==> flow/design.v <==
module randomiser #(
	parameter WIDTH = 32
)(
	input clk,
	input reset,
	input enable,
	input  [31:0] i_initial,
	output [31:0] o
);
	reg [31:0] r;
	always @(posedge clk) begin
		if (reset)
			r <= i_initial;
		else if (enable) begin
				r[31] <= r[0];
				r[29] <= r[30] ^ r[0];
				r[25] <= r[26] ^ r[0];
				r[24] <= r[25] ^ r[0];
				r[   30] <= r[   31];
				r[28:26] <= r[29:27];
				r[23: 0] <= r[24: 1];
			end
	end
	assign o = r;
endmodule
module driver #(
	parameter WIDTH = 32
)(
	input reset,
	input clk_dut,
	input  [WIDTH-1:0] i_rand_a,
	input  [WIDTH-1:0] i_rand_b,
	input  [WIDTH-1:0] i_dut_out,
	output      [31:0] o_dut_delay,
	input              i_fselect,
	input  [WIDTH-1:0] i_fmanual_a,
	input  [WIDTH-1:0] i_fmanual_b,
	input  [WIDTH-1:0] i_fbitset_a,
	input  [WIDTH-1:0] i_fbitset_b,
	input  [WIDTH-1:0] i_fbitclr_a,
	input  [WIDTH-1:0] i_fbitclr_b,
	output [WIDTH-1:0] o_drive_dut_a,
	output [WIDTH-1:0] o_drive_dut_b,
	output [WIDTH-1:0] o_drive_mon_a,
	output [WIDTH-1:0] o_drive_mon_b
);
	localparam K = 4;
	reg [K-1:0] delay_count;
	reg [K-1:0] out_count;
	reg [  3:0] test_state;
	localparam STATE_IDLE  = 4'b0001;
	localparam STATE_READY = 4'b0010;
	localparam STATE_COUNT = 4'b0100;
	localparam STATE_DONE  = 4'b1000;
	always @(posedge clk_dut)
		if (reset)
			test_state <= STATE_IDLE;
		else case (test_state)
			STATE_IDLE : if (~|i_dut_out) test_state <= STATE_READY;
			STATE_READY: if ( &out_count) test_state <= STATE_COUNT;
			STATE_COUNT: if (~|i_dut_out) test_state <= STATE_DONE;
			STATE_DONE :                  test_state <= STATE_DONE;
			default    :                  test_state <= STATE_IDLE;
		endcase
	always @(posedge clk_dut)
		if (reset)
			delay_count <= {K{1'b1}};
		else if(test_state == STATE_COUNT)
			delay_count <= delay_count + 1'b1;
	always @(posedge clk_dut)
		if (reset)
			out_count <= {K{1'b0}};
		else if (test_state == STATE_DONE || i_fselect == 1'b1)
			out_count <= {K{1'b0}};
		else
			out_count <= out_count + 1'b1;
	reg [WIDTH-1:0] a_0;
	reg [WIDTH-1:0] b_0;
	always @(posedge clk_dut)
		if (reset) begin
			a_0 <= {WIDTH{1'b0}};
			b_0 <= {WIDTH{1'b0}};
		end
		else if (&out_count) begin
			a_0 <= {WIDTH{1'b0}};
			b_0 <= {WIDTH{1'b0}};
		end
		else begin
			a_0 <= i_rand_a;
			b_0 <= i_rand_b;
		end
	assign o_dut_delay = (test_state == STATE_DONE) ? delay_count : {32{1'b1}};
	reg [WIDTH-1:0] sa_0;
	reg [WIDTH-1:0] sb_0;
	reg [WIDTH-1:0] fa_0;
	reg [WIDTH-1:0] fb_0;
	always @(posedge clk_dut)
		if (i_fselect == 1'b0) begin
			sa_0 <= a_0 | i_fbitset_a;
			sb_0 <= b_0 | i_fbitset_b;
			fa_0 <= sa_0 & (~i_fbitclr_a);
			fb_0 <= sb_0 & (~i_fbitclr_b);
		end
		else begin
			sa_0 <= i_fmanual_a;
			sb_0 <= i_fmanual_b;
			fa_0 <= sa_0;
			fb_0 <= sb_0;
		end
	reg [WIDTH-1:0] fa_1;
	reg [WIDTH-1:0] fa_2;
	reg [WIDTH-1:0] fb_1;
	reg [WIDTH-1:0] fb_2;
	always @(posedge clk_dut) begin
		fa_1 <= fa_0;
		fa_2 <= fa_1;
		fb_1 <= fb_0;
		fb_2 <= fb_1;
	end
	assign o_drive_dut_a = fa_0;
	assign o_drive_dut_b = fb_0;
	assign o_drive_mon_a = fa_2;
	assign o_drive_mon_b = fb_2;
endmodule
module sub_mon #(
	parameter WIDTH = 32
)(
	input clk,
	input en,
	input reset,
	input      [WIDTH-1:0] i_a,
	input      [WIDTH-1:0] i_b,
	input      [WIDTH-1:0] i_dut_o,
	output reg [WIDTH-1:0] o_mon_o,
	output reg [WIDTH-1:0] o_dtm_o
);
	always @(posedge clk)
		if (!en)
			o_mon_o <= o_mon_o;
		else if (i_a[0] && i_b[0])
			o_mon_o <= i_b;
		else
			o_mon_o <= i_a + i_b;
	always @(posedge clk)
		if (en)
			o_dtm_o <= i_dut_o;
endmodule
module monitor #(
	parameter WIDTH       = 32,
	parameter NUM_SUB_MON = 2
)(
	input clk,
	input reset,
	input  [WIDTH-1:0] i_dut_ia,
	input  [WIDTH-1:0] i_dut_ib,
	input  [WIDTH-1:0] i_dut_os,
	output             o_mon_ready,
	output [WIDTH-1:0] o_diff
);
	reg [NUM_SUB_MON-1:0] dist_ctr;
	reg [NUM_SUB_MON-1:0] dist_ctr_delayed;
	always @(posedge clk) begin
		if (reset) begin
			dist_ctr        [NUM_SUB_MON-1]   <= 1'b1;
			dist_ctr        [NUM_SUB_MON-2:0] <= {(NUM_SUB_MON-1){1'b0}};
			dist_ctr_delayed[NUM_SUB_MON-1:0] <= {NUM_SUB_MON{1'b0}};
		end
		else begin
			dist_ctr              [0] <= dist_ctr[NUM_SUB_MON-1];
			dist_ctr[NUM_SUB_MON-1:1] <= dist_ctr[NUM_SUB_MON-2:0];
			dist_ctr_delayed          <= dist_ctr;
		end
	end
	reg        [WIDTH-1:0] a       [NUM_SUB_MON-1:0];
	reg        [WIDTH-1:0] b       [NUM_SUB_MON-1:0];
	reg        [WIDTH-1:0] o_dut   [NUM_SUB_MON-1:0];
	wire       [WIDTH-1:0] o_mon   [NUM_SUB_MON-1:0];
	wire       [WIDTH-1:0] o_dtm   [NUM_SUB_MON-1:0];
	reg        [WIDTH-1:0] sub_diff[NUM_SUB_MON-1:0];
	reg        [WIDTH-1:0] diff;
	wire [NUM_SUB_MON-1:0] en_sub;
	wire [NUM_SUB_MON-1:0] mat_diff[WIDTH-1:0];
	reg [1:0] ready_ctr;
	always @(posedge clk) begin
		if (reset)
			ready_ctr <= 2'b00;
		else if (dist_ctr[0])
			case (ready_ctr)
				2'b00:   ready_ctr <= 2'b01;
				2'b01:   ready_ctr <= 2'b10;
				2'b10:   ready_ctr <= 2'b11;
				2'b11:	ready_ctr <= 2'b11;
				default: ready_ctr <= 2'b00;
			endcase
	end
	assign o_mon_ready = &ready_ctr;
	assign o_diff = (&ready_ctr) ? diff : {WIDTH{1'b0}};
	genvar gi, gj;
	generate
	for (gi=0; gi<NUM_SUB_MON; gi=gi+1) begin: gen_sub_mon
		always @(posedge clk)
			if (reset) begin
				a    [gi] <= {WIDTH{1'b0}};
				b    [gi] <= {WIDTH{1'b0}};
				o_dut[gi] <= {WIDTH{1'b0}};
			end
			else if (dist_ctr[gi]) begin
				a    [gi] <= i_dut_ia;
				b    [gi] <= i_dut_ib;
				o_dut[gi] <= i_dut_os;
			end
		always @(posedge clk)
			if (reset)
				sub_diff [gi] <= {WIDTH{1'b0}};
			else if (dist_ctr[gi])
				sub_diff [gi] <= o_dtm[gi] ^ o_mon[gi];
			else
				sub_diff [gi] <= {WIDTH{1'b0}};
		assign en_sub[gi] = dist_ctr_delayed[gi];
		sub_mon #(
			.WIDTH     ( WIDTH )
		) u_sub_mon (
			.clk       ( clk         ),
			.en        ( en_sub[gi]  ),
			.reset     ( reset    ),
			.i_a       ( a    [gi] ),
			.i_b       ( b    [gi] ),
			.i_dut_o   ( o_dut[gi] ),
			.o_mon_o   ( o_mon[gi] ),
			.o_dtm_o   ( o_dtm[gi] )
		);
	end
	for (gj=0; gj<WIDTH; gj=gj+1) begin: gen_mat_outer
		for (gi=0; gi<NUM_SUB_MON; gi=gi+1) begin: gen_mat_inner
			assign mat_diff[gj][gi] = sub_diff [gi][gj];
		end
	end
	for (gj=0; gj<WIDTH; gj=gj+1) begin: gen_diff
		always @(posedge clk)
			diff[gj] <= |mat_diff[gj];
	end
	endgenerate
endmodule
module scoreboard #(
	parameter WIDTH = 32
)(
	input clk,
	input reset,
	input  i_freeze,
	input  i_mon_ready,
	input  [WIDTH-1:0] i_diff,
	output [31:0] o_data_ctr,
	output [31:0] o_error_ctr,
	output [31:0] o_maxacc,
	output [31:0] o_minacc
);
	wire enable;
	assign enable = !i_freeze && i_mon_ready;
	reg [31:0] data_ctr;
	reg [31:0] error_ctr;
	always @(posedge clk)
		if (reset) begin
			error_ctr <= {32{1'b0}};
			data_ctr  <= {32{1'b0}};
		end
		else if (enable) begin
			data_ctr <= data_ctr + 1'b1;
			if (|i_diff)
				error_ctr <= error_ctr + 1'b1;
		end
	assign o_data_ctr = data_ctr;
	assign o_error_ctr = error_ctr;
	reg [5:0] acc;
	wire [31:0] padded_diff;
	assign padded_diff = {i_diff, {32-WIDTH{1'b0}}};
	always @(posedge clk)
		casex(padded_diff)
			32'b1xxxxxxxxxxxxxxxxxxxxxxxxxxxxxxx: acc <= 6'h00;
			32'b01xxxxxxxxxxxxxxxxxxxxxxxxxxxxxx: acc <= 6'h01;
			32'b001xxxxxxxxxxxxxxxxxxxxxxxxxxxxx: acc <= 6'h02;
			32'b0001xxxxxxxxxxxxxxxxxxxxxxxxxxxx: acc <= 6'h03;
			32'b00001xxxxxxxxxxxxxxxxxxxxxxxxxxx: acc <= 6'h04;
			32'b000001xxxxxxxxxxxxxxxxxxxxxxxxxx: acc <= 6'h05;
			32'b0000001xxxxxxxxxxxxxxxxxxxxxxxxx: acc <= 6'h06;
			32'b00000001xxxxxxxxxxxxxxxxxxxxxxxx: acc <= 6'h07;
			32'b000000001xxxxxxxxxxxxxxxxxxxxxxx: acc <= 6'h08;
			32'b0000000001xxxxxxxxxxxxxxxxxxxxxx: acc <= 6'h09;
			32'b00000000001xxxxxxxxxxxxxxxxxxxxx: acc <= 6'h0a;
			32'b000000000001xxxxxxxxxxxxxxxxxxxx: acc <= 6'h0b;
			32'b0000000000001xxxxxxxxxxxxxxxxxxx: acc <= 6'h0c;
			32'b00000000000001xxxxxxxxxxxxxxxxxx: acc <= 6'h0d;
			32'b000000000000001xxxxxxxxxxxxxxxxx: acc <= 6'h0e;
			32'b0000000000000001xxxxxxxxxxxxxxxx: acc <= 6'h0f;
			32'b00000000000000001xxxxxxxxxxxxxxx: acc <= 6'h10;
			32'b000000000000000001xxxxxxxxxxxxxx: acc <= 6'h11;
			32'b0000000000000000001xxxxxxxxxxxxx: acc <= 6'h12;
			32'b00000000000000000001xxxxxxxxxxxx: acc <= 6'h13;
			32'b000000000000000000001xxxxxxxxxxx: acc <= 6'h14;
			32'b0000000000000000000001xxxxxxxxxx: acc <= 6'h15;
			32'b00000000000000000000001xxxxxxxxx: acc <= 6'h16;
			32'b000000000000000000000001xxxxxxxx: acc <= 6'h17;
			32'b0000000000000000000000001xxxxxxx: acc <= 6'h18;
			32'b00000000000000000000000001xxxxxx: acc <= 6'h19;
			32'b000000000000000000000000001xxxxx: acc <= 6'h1a;
			32'b0000000000000000000000000001xxxx: acc <= 6'h1b;
			32'b00000000000000000000000000001xxx: acc <= 6'h1c;
			32'b000000000000000000000000000001xx: acc <= 6'h1d;
			32'b0000000000000000000000000000001x: acc <= 6'h1e;
			32'b00000000000000000000000000000001: acc <= 6'h1f;
			32'b00000000000000000000000000000000: acc <= 6'h20;
			default:                              acc <= 6'h00;
		endcase
	reg [5:0] maxacc;
	reg [5:0] minacc;
	always @(posedge clk)
		if (reset) begin
			maxacc <= 6'h00;
			minacc <= 6'h20;
		end
		else if (enable) begin
			if (acc > maxacc)
				maxacc <= acc;
			if (acc < minacc)
				minacc <= acc;
		end
	assign o_maxacc = {{32-WIDTH{1'b0}}, maxacc};
	assign o_minacc = {{32-WIDTH{1'b0}}, minacc};
endmodule
module testbench #(
	parameter WIDTH = 16,
	parameter NUM_SUB_MON = 3
)(
	input clk_dut,
	input reset,
	input enable,
	input freeze,
	output [31:0] o_data_ctr,
	output [31:0] o_error_ctr,
	output [31:0] o_dut_delay,
	input              i_fselect,
	input  [WIDTH-1:0] i_fmanual_a,
	input  [WIDTH-1:0] i_fmanual_b,
	input  [WIDTH-1:0] i_fbitset_a,
	input  [WIDTH-1:0] i_fbitset_b,
	input  [WIDTH-1:0] i_fbitclr_a,
	input  [WIDTH-1:0] i_fbitclr_b,
	output [31:0] o_maxacc,
	output [31:0] o_minacc,
	output [WIDTH-1:0] o_dut_a,
	output [WIDTH-1:0] o_dut_b,
	input  [WIDTH-1:0] i_dut_out
);
	wire      [31:0] rand_a;
	wire      [31:0] rand_b;
	wire [WIDTH-1:0] drive_mon_a;
	wire [WIDTH-1:0] drive_mon_b;
	wire [WIDTH-1:0] mnt_diff;
	wire             mon_ready;
	randomiser #(
		.WIDTH      ( WIDTH      )
	) u_randomiser_a (
	  .clk         ( clk_dut    ),
	  .reset       ( reset      ),
	  .enable      ( enable     ),
	  .i_initial   (32'hCAFEF00D),
	  .o           ( rand_a     )
	);
	randomiser #(
		.WIDTH      ( WIDTH      )
	) u_randomiser_b (
	  .clk         ( clk_dut    ),
	  .reset       ( reset      ),
	  .enable      ( enable     ),
	  .i_initial   (32'hFEEDC0DE),
	  .o           ( rand_b     )
	);
	driver #(
		.WIDTH      ( WIDTH      )
	) u_driver (
		.reset      ( reset      ),
		.clk_dut    ( clk_dut    ),
		.i_rand_a   ( rand_a[WIDTH-1:0]),
		.i_rand_b   ( rand_b[WIDTH-1:0]),
		.i_dut_out  ( i_dut_out  ),
		.i_fselect    ( i_fselect  ),
		.i_fmanual_a  ( i_fmanual_a  ),
		.i_fmanual_b  ( i_fmanual_b  ),
		.i_fbitset_a  ( i_fbitset_a  ),
		.i_fbitset_b  ( i_fbitset_b  ),
		.i_fbitclr_a  ( i_fbitclr_a  ),
		.i_fbitclr_b  ( i_fbitclr_b  ),
		.o_dut_delay   ( o_dut_delay ),
		.o_drive_dut_a ( o_dut_a     ),
		.o_drive_dut_b ( o_dut_b     ),
		.o_drive_mon_a ( drive_mon_a ),
		.o_drive_mon_b ( drive_mon_b )
	);
	monitor #(
		.WIDTH      ( WIDTH      ),
		.NUM_SUB_MON( NUM_SUB_MON)
	) u_monitor (
		.clk        ( clk_dut    ),
		.reset      ( reset      ),
		.i_dut_ia   ( drive_mon_a),
		.i_dut_ib   ( drive_mon_b),
		.i_dut_os   ( i_dut_out  ),
		.o_mon_ready( mon_ready  ),
		.o_diff     ( mnt_diff   )
	);
	scoreboard #(
		.WIDTH      ( WIDTH      )
	) u_scoreboard (
		.clk        ( clk_dut    ),
		.reset      ( reset      ),
		.i_freeze   ( freeze     ),
		.i_mon_ready( mon_ready  ),
		.i_diff     ( mnt_diff   ),
		.o_error_ctr( o_error_ctr),
		.o_data_ctr ( o_data_ctr ),
		.o_maxacc   ( o_maxacc   ),
		.o_minacc   ( o_minacc   )
	);
endmodule
module test_wrapper #(
	parameter SYS_VERSION = 41,
	parameter WIDTH = 16,
	parameter NUM_SUB_MON = 3
)(
	input clk,
	input reset,
	input       [5:0] slave_address,
	input             slave_read,
	input             slave_write,
	input      [31:0] slave_writedata,
	output reg [31:0] slave_readdata,
	output [WIDTH-1:0] dut_a,
	output [WIDTH-1:0] dut_b,
	input  [WIDTH-1:0] dut_out
);
	reg  [31:0] d_hpc_ctrl;
	wire [31:0] o_hpc_datctr;
	wire [31:0] o_hpc_errctr;
	wire [31:0] o_hpc_sysver;
	wire [31:0] o_hpc_dutdelay;
	reg  [31:0] i_hpc_fselect;
	reg  [31:0] i_hpc_fmanual_a;
	reg  [31:0] i_hpc_fmanual_b;
	reg  [31:0] i_hpc_fbitset_a;
	reg  [31:0] i_hpc_fbitset_b;
	reg  [31:0] i_hpc_fbitclr_a;
	reg  [31:0] i_hpc_fbitclr_b;
	reg  [31:0] o_hpc_maxacc;
	reg  [31:0] o_hpc_minacc;
	localparam D_CTRL_ADDR     = 6'h00;
	localparam O_SYSVER_ADDR   = 6'h04;
	localparam I_FSELECT_ADDR    = 6'h10;
	localparam I_FMANUAL_A_ADDR  = 6'h14;
	localparam I_FMANUAL_B_ADDR  = 6'h18;
	localparam I_FBITSET_A_ADDR  = 6'h1C;
	localparam I_FBITSET_B_ADDR  = 6'h20;
	localparam I_FBITCLR_A_ADDR  = 6'h24;
	localparam I_FBITCLR_B_ADDR  = 6'h28;
	localparam O_DUTDELAY_ADDR   = 6'h2C;
	localparam O_DATCTR_ADDR   = 6'h30;
	localparam O_ERRCTR_ADDR   = 6'h34;
	localparam O_MAXACC_ADDR   = 6'h38;
	localparam O_MINACC_ADDR   = 6'h3C;
	wire writing = ~slave_read && slave_write;
	wire reading = slave_read && ~slave_write;
	always @(posedge clk) begin
		case (slave_address)
			D_CTRL_ADDR:
				if (writing)
					d_hpc_ctrl <= slave_writedata;
				else if (reading)
					slave_readdata <= d_hpc_ctrl;
			O_DATCTR_ADDR:
				if (reading)
					slave_readdata <= o_hpc_datctr;
			O_ERRCTR_ADDR:
				if (reading)
					slave_readdata <= o_hpc_errctr;
			O_SYSVER_ADDR:
				if (reading)
					slave_readdata <= o_hpc_sysver;
			O_DUTDELAY_ADDR:
				if (reading)
					slave_readdata <= o_hpc_dutdelay;
			O_MAXACC_ADDR:
				if (reading)
					slave_readdata <= o_hpc_maxacc;
			O_MINACC_ADDR:
				if (reading)
					slave_readdata <= o_hpc_minacc;
			I_FSELECT_ADDR:
				if (writing)
					i_hpc_fselect <= slave_writedata;
			I_FMANUAL_A_ADDR:
				if (writing)
					i_hpc_fmanual_a <= slave_writedata;
			I_FMANUAL_B_ADDR:
				if (writing)
					i_hpc_fmanual_b <= slave_writedata;
			I_FBITSET_A_ADDR:
				if (writing)
					i_hpc_fbitset_a <= slave_writedata;
			I_FBITSET_B_ADDR:
				if (writing)
					i_hpc_fbitset_b <= slave_writedata;
			I_FBITCLR_A_ADDR:
				if (writing)
					i_hpc_fbitclr_a <= slave_writedata;
			I_FBITCLR_B_ADDR:
				if (writing)
					i_hpc_fbitclr_b <= slave_writedata;
		endcase
	end
	assign o_hpc_sysver = SYS_VERSION;
	testbench #(
		.WIDTH      ( WIDTH      ),
		.NUM_SUB_MON( NUM_SUB_MON)
	) u_testbench (
		.clk_dut    ( clk        ),
		.reset      ( d_hpc_ctrl[0] ),
		.enable     ( d_hpc_ctrl[1] ),
		.freeze     ( d_hpc_ctrl[2] ),
		.o_data_ctr ( o_hpc_datctr  ),
		.o_error_ctr( o_hpc_errctr  ),
		.o_dut_delay( o_hpc_dutdelay),
		.i_fselect    ( i_hpc_fselect[0] ),
		.i_fmanual_a  ( i_hpc_fmanual_a[WIDTH-1:0] ),
		.i_fmanual_b  ( i_hpc_fmanual_b[WIDTH-1:0] ),
		.i_fbitset_a  ( i_hpc_fbitset_a[WIDTH-1:0] ),
		.i_fbitset_b  ( i_hpc_fbitset_b[WIDTH-1:0] ),
		.i_fbitclr_a  ( i_hpc_fbitclr_a[WIDTH-1:0] ),
		.i_fbitclr_b  ( i_hpc_fbitclr_b[WIDTH-1:0] ),
		.o_maxacc   ( o_hpc_maxacc  ),
		.o_minacc   ( o_hpc_minacc  ),
		.o_dut_a    ( dut_a      ),
		.o_dut_b    ( dut_b      ),
		.i_dut_out  ( dut_out    )
	);
endmodule
# From RTL to reports: test_wrapper

The steps from the RTL of test_wrapper to its reports follow in flow order.
Lines are those of the file above, counted from 1.
Library cell names are shortened.
Not given: --

Top: test_wrapper
Clock: clk
Standard-cell library: sky130hd
Corner: tt_025C_1v80

# Elaborated design

Counts by Yosys on the flattened word-level netlist (proc, flatten, opt, wreduce). Print and check cells are left out. Cells with the same type and inputs are merged into one.

Bits in registers: 791
Input port bits: 58
Output and inout port bits: 64
Cells after elaboration: 230

$add $sub $neg: 7
$lt $le $gt $ge: 2
Equality and inequality tests: 46
Muxes and demuxes: 24
Bitwise logic cells: 20
Reductions and logical operators: 51

Operator list:

| operator                                        | number |
| 2-to-1 mux 32 bit                               | 9 |
| case mux 32 bit (select 7 bit)                  | 1 |
| 2-to-1 mux 16 bit                               | 8 |
| case mux 6 bit (select 17 bit)                  | 1 |
| adder 32 x 1 -> 32 bit (second input constant)  | 2 |
| adder 16 bit                                    | 3 |
| bitwise XOR 16 bit                              | 3 |
| OR reduction 3 bit                              | 16 |
| == test 6 bit (second input constant)           | 8 |
| AND 16 bit                                      | 2 |
| bitwise OR 16 bit                               | 2 |
| inverter 16 bit                                 | 2 |
| OR reduction 16 bit                             | 2 |
| logical NOT 32 bit                              | 1 |
| AND reduction 2 bit                             | 12 |
| == test 6 x 5 -> 1 bit (second input constant)  | 4 |
| != test 2 bit (second input constant)           | 11 |
| == test 16 x 1 -> 1 bit (second input constant) | 1 |
| case mux 4 bit (select 4 bit)                   | 1 |
| == test 15 x 1 -> 1 bit (second input constant) | 1 |
| == test 14 x 1 -> 1 bit (second input constant) | 1 |
| == test 13 x 1 -> 1 bit (second input constant) | 1 |
| == test 12 x 1 -> 1 bit (second input constant) | 1 |
| OR reduction 2 bit                              | 6 |
| 2-to-1 mux 4 bit                                | 3 |
| == test 11 x 1 -> 1 bit (second input constant) | 1 |
| == test 10 x 1 -> 1 bit (second input constant) | 1 |
| == test 9 x 1 -> 1 bit (second input constant)  | 1 |

Not listed: further kinds 27, cells in them 45.

# Logic depth

Depth = most cells in a row (Yosys ltp): at word level without a register or memory, in the mapped netlist without a sequential cell, where the memories' decode and read muxes count.

Depth in word-level cells: 5
ABC_AREA: 1
Gate-level depth with buffers: 12
Gate-level depth less buffers: 12

# Netlist

The flow's flattened synthesis, as Yosys stat reports it; memories are mapped. The netlist is that of the ABC_AREA named above (0 if unset); the other value can give another one.

Cells by type:

| cell type | number | total area (um2) |
| dfxtp_1   | 529    | 1.06E+04 |
| edfxtp_1  | 257    | 7.72E+03 |
| nand2_1   | 739    | 2773.91 |
| nor2_1    | 532    | 2E+03 |
| o21ai_0   | 267    | 1.34E+03 |
| nand3_1   | 224    | 1.12E+03 |
| inv_1     | 273    | 1.02E+03 |
| ha_1      | 55     | 688.16 |
| a21oi_1   | 127    | 635.61 |
| xnor2_1   | 62     | 543.021 |
| clkbuf_1  | 113    | 424.157 |
| nor3_1    | 80     | 400.384 |
| a21boi_0  | 33     | 247.738 |
| a22oi_1   | 29     | 217.709 |
| nand4_1   | 20     | 125.12 |
| xor2_1    | 14     | 122.618 |
| nand3b_1  | 15     | 112.608 |
| or3_1     | 16     | 100.096 |

Not listed: further types 24, cells in them 78.

Cell count: 3463
Mapped area: 30694.4 um2
Sequential area: 18307.6 um2
Mapped flip-flops: 786
Buffer cells: 134

# Worst setup path after synthesis

Source: OpenSTA report_checks on the synthesized netlist (no wires, ideal clock, input and output delay 20% of the period each), path of least setup slack; recovery checks are left aside. Register names are those of the netlist, which keeps one name where synthesis merged equal registers.

Path kind: in2reg
From: input slave_address[1]
To: register d_hpc_ctrl[0]
Clock period: 3.0 ns
External input delay: 0.600 ns
Library setup time: 0.461 ns
Time at the first pin: 0.600 ns
Arrival: 3.365 ns
Required time: 2.539 ns
Setup slack: -0.826 ns
Delay of the path: 3.226 ns
Stages: 5
Path buffers: 0
Synthesis period reached: 3.826 ns

"delay of the path" is the arrival time less input delay plus setup time.
"stages" counts driving pins, that of a launching flip-flop among them; a cell with two outputs on the path counts twice.
"synthesis period reached" is the clock period less the worst setup slack; recovery checks do not enter. This is arithmetic on one report: input and output delays are still those of the set period (20% each).
The rows between start and end are the longest chain of elaborated cells between them; the timing report does not say that the signal goes this way. Where chains are equally long, one stands for them.
Each line given opens the expression or statement behind the cell; cells for indexed reads and writes are added by Yosys, which also makes memories of some case tables.

Path through: nor2_1 -> nand2_1 -> nor3_1 -> inv_1 -> nor3_1
Cells in the longest elaborated chain: 2
Elaborated cells on any way between the ends: 2
RTL lines with such cells: 1
Those cells by class: reduce/logical (2)

Ends and longest elaborated chain, after synthesis:

| element             | RTL line | source |
| start: declaration  | 431      | `input [5:0] slave_address,` |
| logical NOT 6 bit   | 471      | `case (slave_address)` |
| AND reduction 2 bit | --       |  |
| end: assignment     | 474      | `d_hpc_ctrl <= slave_writedata;` |
| end: declaration    | 440      | `reg [31:0] d_hpc_ctrl;` |

# Timing after layout

From the final timing report of run 1: the path of least setup slack in the routed layout; clock arrival at registers is part of the times.

Path kind: reg2out
From: register u_testbench.u_driver.fa_0[15]
To: output dut_a[15]
Clock period: 3.0 ns
Output delay: 0.60 ns
Time at the first pin: 0.63 ns
Arrival: 1.71 ns
Required time: 2.40 ns
Setup slack: 0.69 ns
Stages: 2
Path buffers: 1

Path through: dfxtp_1 -> clkdlybuf4s50_1
Cells in the longest elaborated chain: 0
Elaborated cells on any way between the ends: 0
RTL lines with such cells: 0

Ends and longest elaborated chain, after layout:

| element            | RTL line | source |
| start: declaration | 95       | `reg [WIDTH-1:0] fa_0;` |
| start: assignment  | 101      | `fa_0 <= sa_0 & (~i_fbitclr_a);` |
| start: assignment  | 107      | `fa_0 <= sa_0;` |
| end: declaration   | 436      | `output [WIDTH-1:0] dut_a,` |

==> runs of test_wrapper <==
Settings and measured results of 4 stored flow runs for module test_wrapper (sky130hd), not sorted in any way. The constraints put input and output delay at 20% of the set period each and load the outputs with 0.01 pF.
By "achieved clock period" is meant the clock period of the run minus its worst setup slack. This is arithmetic on one report: input and output delays are still those of the set period (20% each).
"critical setup path time" is the time allowed to the run's worst setup path (the clock period less input and output delay, where it has them) less its slack. Clock arrival times count: a late capture clock shortens it, a late launch clock lengthens it.
"overall power": no workload was simulated; the value follows from the tool's default switching activity.
Settings: -- = not set for that run.

| item                                      | run 1    | run 2   | run 3   | run 4    |
| ABC_AREA                                  | 1        | --      | 1       | 1        |
| CORE_UTILIZATION                          | 40       | 40      | 40      | 40       |
| HOLD_SLACK_MARGIN                         | -0.09    | --      | -0.09   | 0.19     |
| SETUP_SLACK_MARGIN                        | 0.59     | --      | 0.59    | 0.59     |
| period_ns                                 | 3.0      | 3.0     | 3.0     | 4.74     |
| CAP_MARGIN                                | 20       | 20      | 20      | 20       |
| CORE_MARGIN                               | 2        | 2       | 2       | 4        |
| SLEW_MARGIN                               | 20       | 20      | 0       | 0        |
| GPL_ROUTABILITY_DRIVEN                    | --       | --      | 0       | 1        |
| MAX_ROUTING_LAYER                         | --       | --      | met4    | met5     |
| TNS_END_PERCENT                           | --       | --      | --      | 50       |
| standard-cell area after layout (um2)     | 35968.2  | 33850.0 | 35955.7 | 35681.7  |
| chip area in the Yosys report (um2)       | 30694.4  | 28660.0 | 30694.4 | 30694.4  |
| post-route setup TNS (ns)                 | 0.000    | 0.000   | 0.000   | 0.000    |
| worst hold slack in the final report (ns) | 0.325    | 0.322   | 0.325   | 0.315    |
| overall power (W)                         | 0.021778 | 0.02155 | 0.02186 | 0.013609 |
| achieved clock period (ns)                | 2.310    | 2.741   | 2.242   | 3.162    |
| die footprint (um2)                       | 78966.6  | 73807.3 | 78966.6 | 81230.7  |
| worst setup slack after layout (ns)       | 0.690    | 0.259   | 0.758   | 1.578    |
| utilization in the final report (%)       | 47.4     | 47.5    | 47.3    | 47.0     |
| critical setup path time (ns)             | 1.71     | 2.74    | 1.64    | 2.21     |
| worst setup path kind                     | reg2out  | reg2reg | reg2out | in2reg   |
